==> flow/design.v <==
module lcd_ctrl(clk, reset, datain, cmd, cmd_valid, dataout, output_valid, busy);
input           clk;
input           reset;
input   [7:0]   datain;
input   [2:0]   cmd;
input           cmd_valid;
output reg [7:0]   dataout;
output reg         output_valid;
output reg         busy;
reg cur_state,next_state;  
reg [5:0] img_counter;     
reg [2:0] row,col;         
reg [2:0] row_t,col_t;         
reg [5:0] out_pos;          
reg [2:0] cmd_reg;         
reg [7:0] data_buff[35:0];  
localparam REFLASH     = 3'd0;
localparam LOAD_DATA   = 3'd1;
localparam SHIFT_RIGHT = 3'd2;
localparam SHIFT_LEFT  = 3'd3;
localparam SHIFT_UP    = 3'd4;
localparam SHIFT_DOWN  = 3'd5;
localparam WAIT_CMD = 1'b0;
localparam PROCESS  = 1'b1;
always @ ( posedge clk or posedge reset ) begin    
    if (reset)  
        cur_state <= WAIT_CMD;
    else
        cur_state <= next_state;
end 
always @ ( * ) begin     
    case ( cur_state )
        WAIT_CMD : begin
            if ( cmd_valid )
                next_state = PROCESS;
            else
                next_state = WAIT_CMD;
        end
        PROCESS : begin
            if ( ( cmd_reg == REFLASH ) && img_counter[5:3] == 3'd2 && img_counter[2:0] == 3'd2 )
                next_state = WAIT_CMD;
            else
                next_state = PROCESS;
        end
    endcase
end
always @ (*) begin   
    row_t = row + img_counter[5:3];
    col_t = col + img_counter[2:0];
    out_pos = row_t * 6'd6 + col_t;
end
always @ ( posedge clk or posedge reset ) begin   
    if (reset) begin
        row <= 3'd2;
        col <= 3'd2;
        dataout <= 8'd0;
        output_valid <= 1'd0;
        busy <= 1'd0;
        cmd_reg <= REFLASH;
        img_counter <= 6'd0;
    end
    else begin
        if ( cur_state == WAIT_CMD ) begin
            if ( cmd_valid ) begin
                cmd_reg <= cmd;
                busy <= 1'd1;
            end
            img_counter <= 6'd0;
            output_valid <= 1'd0;
        end
        else begin
            case ( cmd_reg )
                REFLASH : begin
                    dataout <= data_buff[out_pos];
                    if ( img_counter[2:0] == 3'd2 ) begin
                        img_counter[5:3] <= img_counter[5:3] + 1'd1;
                        img_counter[2:0] <= 3'd0;
                    end
                    else begin
                        img_counter <= img_counter + 6'd1;
                    end
                    if ( img_counter[5:3] == 3'd2 && img_counter[2:0] == 3'd2 ) begin
                        busy <= 1'd0;
                    end
                    output_valid <= 1'd1;
                end
                LOAD_DATA : begin
                    if (img_counter == 6'd35) begin
                        img_counter <= 6'd0;
                        cmd_reg <= REFLASH;
                    end
                    else
                        img_counter <= img_counter + 6'd1;
                    data_buff[img_counter] <= datain;
                    row <= 3'd2;
                    col <= 3'd2;
                end
                SHIFT_RIGHT : begin
                    if ( col != 3'd3 )
                        col <= col + 3'd1;
                    cmd_reg <= REFLASH;
                end
                SHIFT_LEFT : begin
                    if ( col != 3'd0 )
                        col <= col - 3'd1;
                    cmd_reg <= REFLASH;
                end
                SHIFT_UP : begin
                    if ( row != 3'd0 )
                        row <= row - 3'd1;
                    cmd_reg <= REFLASH;
                end
                default : begin  
                    if ( row != 3'd3 )
                        row <= row + 3'd1;
                    cmd_reg <= REFLASH;
                end
            endcase
        end
    end
end
endmodule
==> reports on lcd_ctrl <==
### From RTL to reports: lcd_ctrl

Each step is given for the RTL above and for the edited RTL.
"unedited" refers to lines of the RTL above, "edited" to lines of the edited file.
"change" is "edited" less "unedited", of the values as shown.
Library cell names are shortened.
The mark n/a stands for no value.

* top module: lcd_ctrl
* clock input: clk
* standard-cell library: sky130hd
* library corner: tt_025C_1v80

### The edit

Unified diff, file above to edited file.
This change comes from a script, not from a designer. The edited design behaves differently; no optimisation was intended.

```diff
@@ -14,5 +14,5 @@
 reg [5:0] out_pos;          
 reg [2:0] cmd_reg;         
-reg [7:0] data_buff[35:0];  
+reg [5:0] data_buff[35:0];  
 localparam REFLASH     = 3'd0;
 localparam LOAD_DATA   = 3'd1;
```

### After elaboration

Counts by Yosys on the flattened word-level netlist (proc, flatten, opt, wreduce). Print and check cells are left out. Cells with the same type and inputs are merged into one.

Bit counts
* flip-flop bits (word level): unedited 314, edited 240, change -74
* input bits: unedited 14, edited 14, change 0
* output and inout bits: unedited 10, edited 10, change 0
* word-level cells: unedited 224, edited 224, change 0

Operators by class
* add/sub/neg operators: unedited 9, edited 9, change 0
* $mul: unedited 1, edited 1, change 0
* eq/ne operators: unedited 86, edited 86, change 0
* muxes and demuxes: unedited 28, edited 28, change 0
* bitwise gates (word level): unedited 3, edited 3, change 0
* reduce/logical cells: unedited 53, edited 53, change 0

Operators with widths
* case mux 8 bit (select 36 bit): unedited 1, edited 0, change -1
* case mux 6 bit (select 36 bit): unedited 0, edited 1, change +1
* AND reduction 4 bit: unedited 38, edited 38, change 0
* == test 6 x 5 -> 1 bit (second input constant): unedited 32, edited 32, change 0
* == test 6 x 4 -> 1 bit (second input constant): unedited 16, edited 16, change 0
* two-way mux 3 bit: unedited 13, edited 13, change 0
* == test 6 x 3 -> 1 bit (second input constant): unedited 8, edited 8, change 0
* == test 6 bit (second input constant): unedited 8, edited 8, change 0
* two-way mux 1 bit: unedited 8, edited 8, change 0
* == test 3 x 2 -> 1 bit (second input constant): unedited 4, edited 4, change 0
* == test 6 x 2 -> 1 bit (second input constant): unedited 4, edited 4, change 0
* != test 2 bit (second input constant): unedited 4, edited 4, change 0
* nonzero test 3 bit: unedited 4, edited 4, change 0
* adder 3 x 1 -> 3 bit (second input constant): unedited 3, edited 3, change 0
* logical AND 1 bit: unedited 3, edited 3, change 0
* inverter 1 bit: unedited 3, edited 3, change 0
* case mux 3 bit (select 2 bit): unedited 3, edited 3, change 0
* adder 3 bit: unedited 2, edited 2, change 0
* == test 6 x 1 -> 1 bit (second input constant): unedited 2, edited 2, change 0
* logical NOT 6 bit: unedited 2, edited 2, change 0
* != test 2 x 1 -> 1 bit (second input constant): unedited 2, edited 2, change 0
* != test 3 x 2 -> 1 bit (second input constant): unedited 2, edited 2, change 0
* case mux 3 bit (select 3 bit): unedited 2, edited 2, change 0
* AND reduction 3 bit: unedited 2, edited 2, change 0
* subtractor 3 x 1 -> 3 bit (second input constant): unedited 2, edited 2, change 0
* adder 6 x 1 -> 6 bit (second input constant): unedited 1, edited 1, change 0
* adder 6 x 3 -> 6 bit: unedited 1, edited 1, change 0
* == test 3 x 1 -> 1 bit (second input constant): unedited 1, edited 1, change 0

The list need not be complete.

### Logic depth

Depth = most cells in a row (Yosys ltp): at word level without a register or memory, in the mapped netlist without a sequential cell, where the memories' decode and read muxes count.

Depth
* depth after elaboration: unedited 5, edited 5, change 0
* ABC_AREA: unedited 0, edited 0
* gate-level depth with buffers: unedited 16, edited 16, change 0

### After synthesis

Yosys stat after the flow's synthesis: flattened, memories mapped to cells. It holds for the ABC_AREA given above (unset counts as 0); a run with the other value may have another netlist.

Mapped netlist
* cells in the netlist: unedited 923, edited 722, change -201
* cell area after synthesis (um2): unedited 13634.3, edited 10530.1, change -3104.2
* area of sequential cells (um2): unedited 9301.4, edited 7089.3, change -2212.1
* flip-flops: unedited 314, edited 240, change -74
* buffers: unedited 45, edited 41, change -4

Cells by type
* edfxtp_1: unedited 288, edited 216, change -72
* nand2_1: unedited 84, edited 50, change -34
* nand3_1: unedited 37, edited 14, change -23
* o21ai_1: unedited 19, edited 0, change -19
* nor2_1: unedited 45, edited 60, change +15
* and3_1: unedited 18, edited 3, change -15
* a22oi_1: unedited 17, edited 7, change -10
* nand4_1: unedited 17, edited 7, change -10
* mux2i_1: unedited 18, edited 27, change +9
* nand3b_1: unedited 0, edited 9, change +9
* and2_1: unedited 13, edited 21, change +8
* clkbuf_1: unedited 35, edited 28, change -7
* a32oi_1: unedited 9, edited 2, change -7
* o21ai_0: unedited 27, edited 21, change -6
* nor3_1: unedited 20, edited 14, change -6
* nor4b_1: unedited 6, edited 0, change -6
* nor4_1: unedited 8, edited 3, change -5
* a221oi_1: unedited 3, edited 8, change +5

The list need not be complete.

### Timing after synthesis

OpenSTA on the mapped netlist: ideal clock, no wires. The path of least setup slack (recovery checks aside). Input and output delay are each 20% of the period. Register names are those of the netlist, which keeps one name where synthesis merged equal registers.

Timing after synthesis
* kind: unedited reg2reg, edited reg2reg
* start: unedited reg row[1], edited reg row[1]
* end: unedited reg dataout[1], edited reg dataout[2]
* period (ns): unedited 4.5, edited 4.5, change 0.0
* data arrival time (ns): unedited 3.997, edited 4.059, change +0.062
* setup slack (ns): unedited 0.377, edited 0.320, change -0.057
* path delay (ns): unedited 4.123, edited 4.180, change +0.057
* stages on the path: unedited 14, edited 15, change +1
* path buffers: unedited 1, edited 1, change 0
* synthesis period reached (ns): unedited 4.123, edited 4.18, change +0.057

"path delay" is the arrival time less input delay plus setup time.
"stages on the path" counts driving pins, that of a launching flip-flop among them; a cell with two outputs on the path counts twice.
"synthesis period reached" is the clock period less the worst setup slack; recovery checks do not enter. This is arithmetic on one report: input and output delays are still those of the set period (20% each).
Between the ends stands the longest chain of elaborated cells between them, by number of cells; it is not shown to be the way that was timed. Of several equally long chains one is given.
A line is the first line of the expression or statement that the cell stems from. Yosys adds cells for indexed reads and writes and turns some case tables into memories.
At most two assigning lines are given for a register; there are more.

Between the ends, after synthesis, unedited:
* cell sequence: dfstp_2 > inv_1 > fa_1 > inv_1 > ha_1 > inv_1 > fa_1 > xor2_1 > clkbuf_1 > mux4_2 > a32oi_1 > nand4_4 > nor4b_4 > o21ai_1
* cells in the longest elaborated chain: 5
* elaborated cells between the ends (all ways): 40
* those cells by class: 2 x add/sub; 1 x mul; 35 x eq/ne; 1 x mux; 1 x reduce/logical

RTL lines, path after synthesis, unedited
* from (decl): RTL line 12 `reg [2:0] row,col;`
* from (assign): RTL line 110 `row <= row - 3'd1;`
* from (assign): RTL line 115 `row <= row + 3'd1;`
* adder 3 bit: RTL line 48 `row_t = row + img_counter[5:3];`
* multiplier 3 x 2 -> 5 bit: RTL line 50 `out_pos = row_t * 6'd6 + col_t;`
* adder 6 x 3 -> 6 bit: RTL line 50
* == test 6 bit: RTL line 74 `dataout <= data_buff[out_pos];`
* case mux 8 bit (select 36 bit): RTL line 74
* to (assign): RTL line 56 `dataout <= 8'd0;`
* to (assign): RTL line 74
* to (decl): RTL line 7 `output reg [7:0]   dataout;`

Between the ends, after synthesis, edited:
* cell sequence: dfstp_2 > inv_1 > fa_1 > inv_1 > ha_1 > inv_1 > fa_1 > xor2_2 > or4_1 > and3_1 > buf_6 > o32ai_4 > inv_2 > or4_1 > a22o_1
* cells in the longest elaborated chain: 5
* elaborated cells between the ends (all ways): 40
* those cells by class: 2 x add/sub; 1 x mul; 35 x eq/ne; 1 x mux; 1 x reduce/logical

RTL lines, path after synthesis, edited
* from (decl): RTL line 12 `reg [2:0] row,col;`
* from (assign): RTL line 110 `row <= row - 3'd1;`
* from (assign): RTL line 115 `row <= row + 3'd1;`
* adder 3 bit: RTL line 48 `row_t = row + img_counter[5:3];`
* multiplier 3 x 2 -> 5 bit: RTL line 50 `out_pos = row_t * 6'd6 + col_t;`
* adder 6 x 3 -> 6 bit: RTL line 50
* == test 6 bit: RTL line 74 `dataout <= data_buff[out_pos];`
* case mux 6 bit (select 36 bit): RTL line 74
* to (assign): RTL line 56 `dataout <= 8'd0;`
* to (assign): RTL line 74
* to (decl): RTL line 7 `output reg [7:0]   dataout;`

### Worst path after layout

Path of least setup slack in the final report of the runs of pair A (OpenROAD, finished layout, wires in). Where an end is a register, its clock arrival counts in the times.

Timing after layout
* kind: unedited reg2reg, edited reg2reg
* start: unedited reg img_counter[0], edited reg row[1]
* end: unedited reg dataout[7], edited reg dataout[2]
* period (ns): unedited 4.5, edited 4.5, change 0.0
* data arrival time (ns): unedited 4.75, edited 4.78, change +0.03
* setup slack (ns): unedited 0.15, edited 0.13, change -0.02
* stages on the path: unedited 15, edited 14, change -1
* path buffers: unedited 2, edited 0, change -2

Between the ends stands the longest chain of elaborated cells between them, by number of cells; it is not shown to be the way that was timed. Of several equally long chains one is given.
At most two assigning lines are given for a register; there are more.

Between the ends, after layout, unedited:
* cell sequence: dfrtp_1 > ha_4 > inv_1 > fa_1 > xor2_1 > xnor2_1 > fa_2 > buf_4 > nor3b_1 > a21boi_2 > a31o_1 > or4_4 > nor4b_1 > buf_4 > o21ai_1
* cells in the longest elaborated chain: 4
* elaborated cells between the ends (all ways): 39
* those cells by class: 2 x add/sub; 35 x eq/ne; 1 x mux; 1 x reduce/logical

RTL lines, path after layout, unedited
* from (decl): RTL line 11 `reg [5:0] img_counter;`
* from (assign): RTL line 80 `img_counter <= img_counter + 6'd1;`
* from (assign): RTL line 93 `img_counter <= img_counter + 6'd1;`
* adder 3 bit: RTL line 49 `col_t = col + img_counter[2:0];`
* adder 6 x 3 -> 6 bit: RTL line 50 `out_pos = row_t * 6'd6 + col_t;`
* == test 6 bit: RTL line 74 `dataout <= data_buff[out_pos];`
* case mux 8 bit (select 36 bit): RTL line 74
* to (assign): RTL line 56 `dataout <= 8'd0;`
* to (assign): RTL line 74
* to (decl): RTL line 7 `output reg [7:0]   dataout;`

Between the ends, after layout, edited:
* cell sequence: dfstp_2 > inv_1 > fa_1 > inv_1 > ha_1 > inv_1 > fa_1 > xor2_2 > or4_1 > and3_1 > o32ai_4 > inv_2 > or4_1 > a22o_1
* cells in the longest elaborated chain: 5
* elaborated cells between the ends (all ways): 40
* those cells by class: 2 x add/sub; 1 x mul; 35 x eq/ne; 1 x mux; 1 x reduce/logical

RTL lines, path after layout, edited
* from (decl): RTL line 12 `reg [2:0] row,col;`
* from (assign): RTL line 110 `row <= row - 3'd1;`
* from (assign): RTL line 115 `row <= row + 3'd1;`
* adder 3 bit: RTL line 48 `row_t = row + img_counter[5:3];`
* multiplier 3 x 2 -> 5 bit: RTL line 50 `out_pos = row_t * 6'd6 + col_t;`
* adder 6 x 3 -> 6 bit: RTL line 50
* == test 6 bit: RTL line 74 `dataout <= data_buff[out_pos];`
* case mux 6 bit (select 36 bit): RTL line 74
* to (assign): RTL line 56 `dataout <= 8'd0;`
* to (assign): RTL line 74
* to (decl): RTL line 7 `output reg [7:0]   dataout;`

### Measured runs

Runs of the flow (Yosys, OpenROAD) on both versions; the two runs of a pair have the same settings. The constraints put input and output delay at 20% of the set period each and load the outputs with 0.01 pF.

Flow settings, pair A:
* period_ns: 4.5
* CAP_MARGIN: 20
* CORE_MARGIN: 2
* CORE_UTILIZATION: 40
* SLEW_MARGIN: 20

Final reports, pair A
* netlist area reported by Yosys (um2): unedited 13634.3, edited 10530.1, change -3104.2
* area of the die (um2): unedited 35579.4, edited 27639.1, change -7940.3
* standard-cell area after routing (um2): unedited 16022.9, edited 12080.3, change -3942.6
* post-route utilization (%): unedited 47.8, edited 46.5, change -1.3
* worst slack on setup checks (ns): unedited 0.147, edited 0.130, change -0.017
* total negative slack (ns): unedited 0.000, edited 0.000, change 0.000
* lowest hold slack (ns): unedited 0.498, edited 0.481, change -0.017
* period reached (ns): unedited 4.353, edited 4.370, change +0.017

Flow settings, pair B:
* CAP_MARGIN: 10
* CELL_PAD_IN_SITES_GLOBAL_PLACEMENT: 2
* CORE_ASPECT_RATIO: 0.6
* CORE_UTILIZATION: 28
* CTS_CLUSTER_DIAMETER: 49
* GPL_TIMING_DRIVEN: 1
* PLACE_DENSITY_LB_ADDON: 0.01
* SETUP_SLACK_MARGIN: 0.43
* period_ns: 5.24
* CORE_MARGIN: 2
* SLEW_MARGIN: 20

Final reports, pair B
* netlist area reported by Yosys (um2): unedited 13634.3, edited 10530.1, change -3104.2
* area of the die (um2): unedited 50533.8, edited 39226.1, change -11307.7
* standard-cell area after routing (um2): unedited 16101.7, edited 12441.9, change -3659.8
* post-route utilization (%): unedited 33.6, edited 33.9, change +0.3
* worst slack on setup checks (ns): unedited 0.580, edited 0.632, change +0.052
* total negative slack (ns): unedited 0.000, edited 0.000, change 0.000
* lowest hold slack (ns): unedited 0.507, edited 0.479, change -0.028
* period reached (ns): unedited 4.660, edited 4.608, change -0.052

By "period reached" is meant the clock period of the run minus its worst setup slack. This is arithmetic on one report: input and output delays are still those of the set period (20% each).
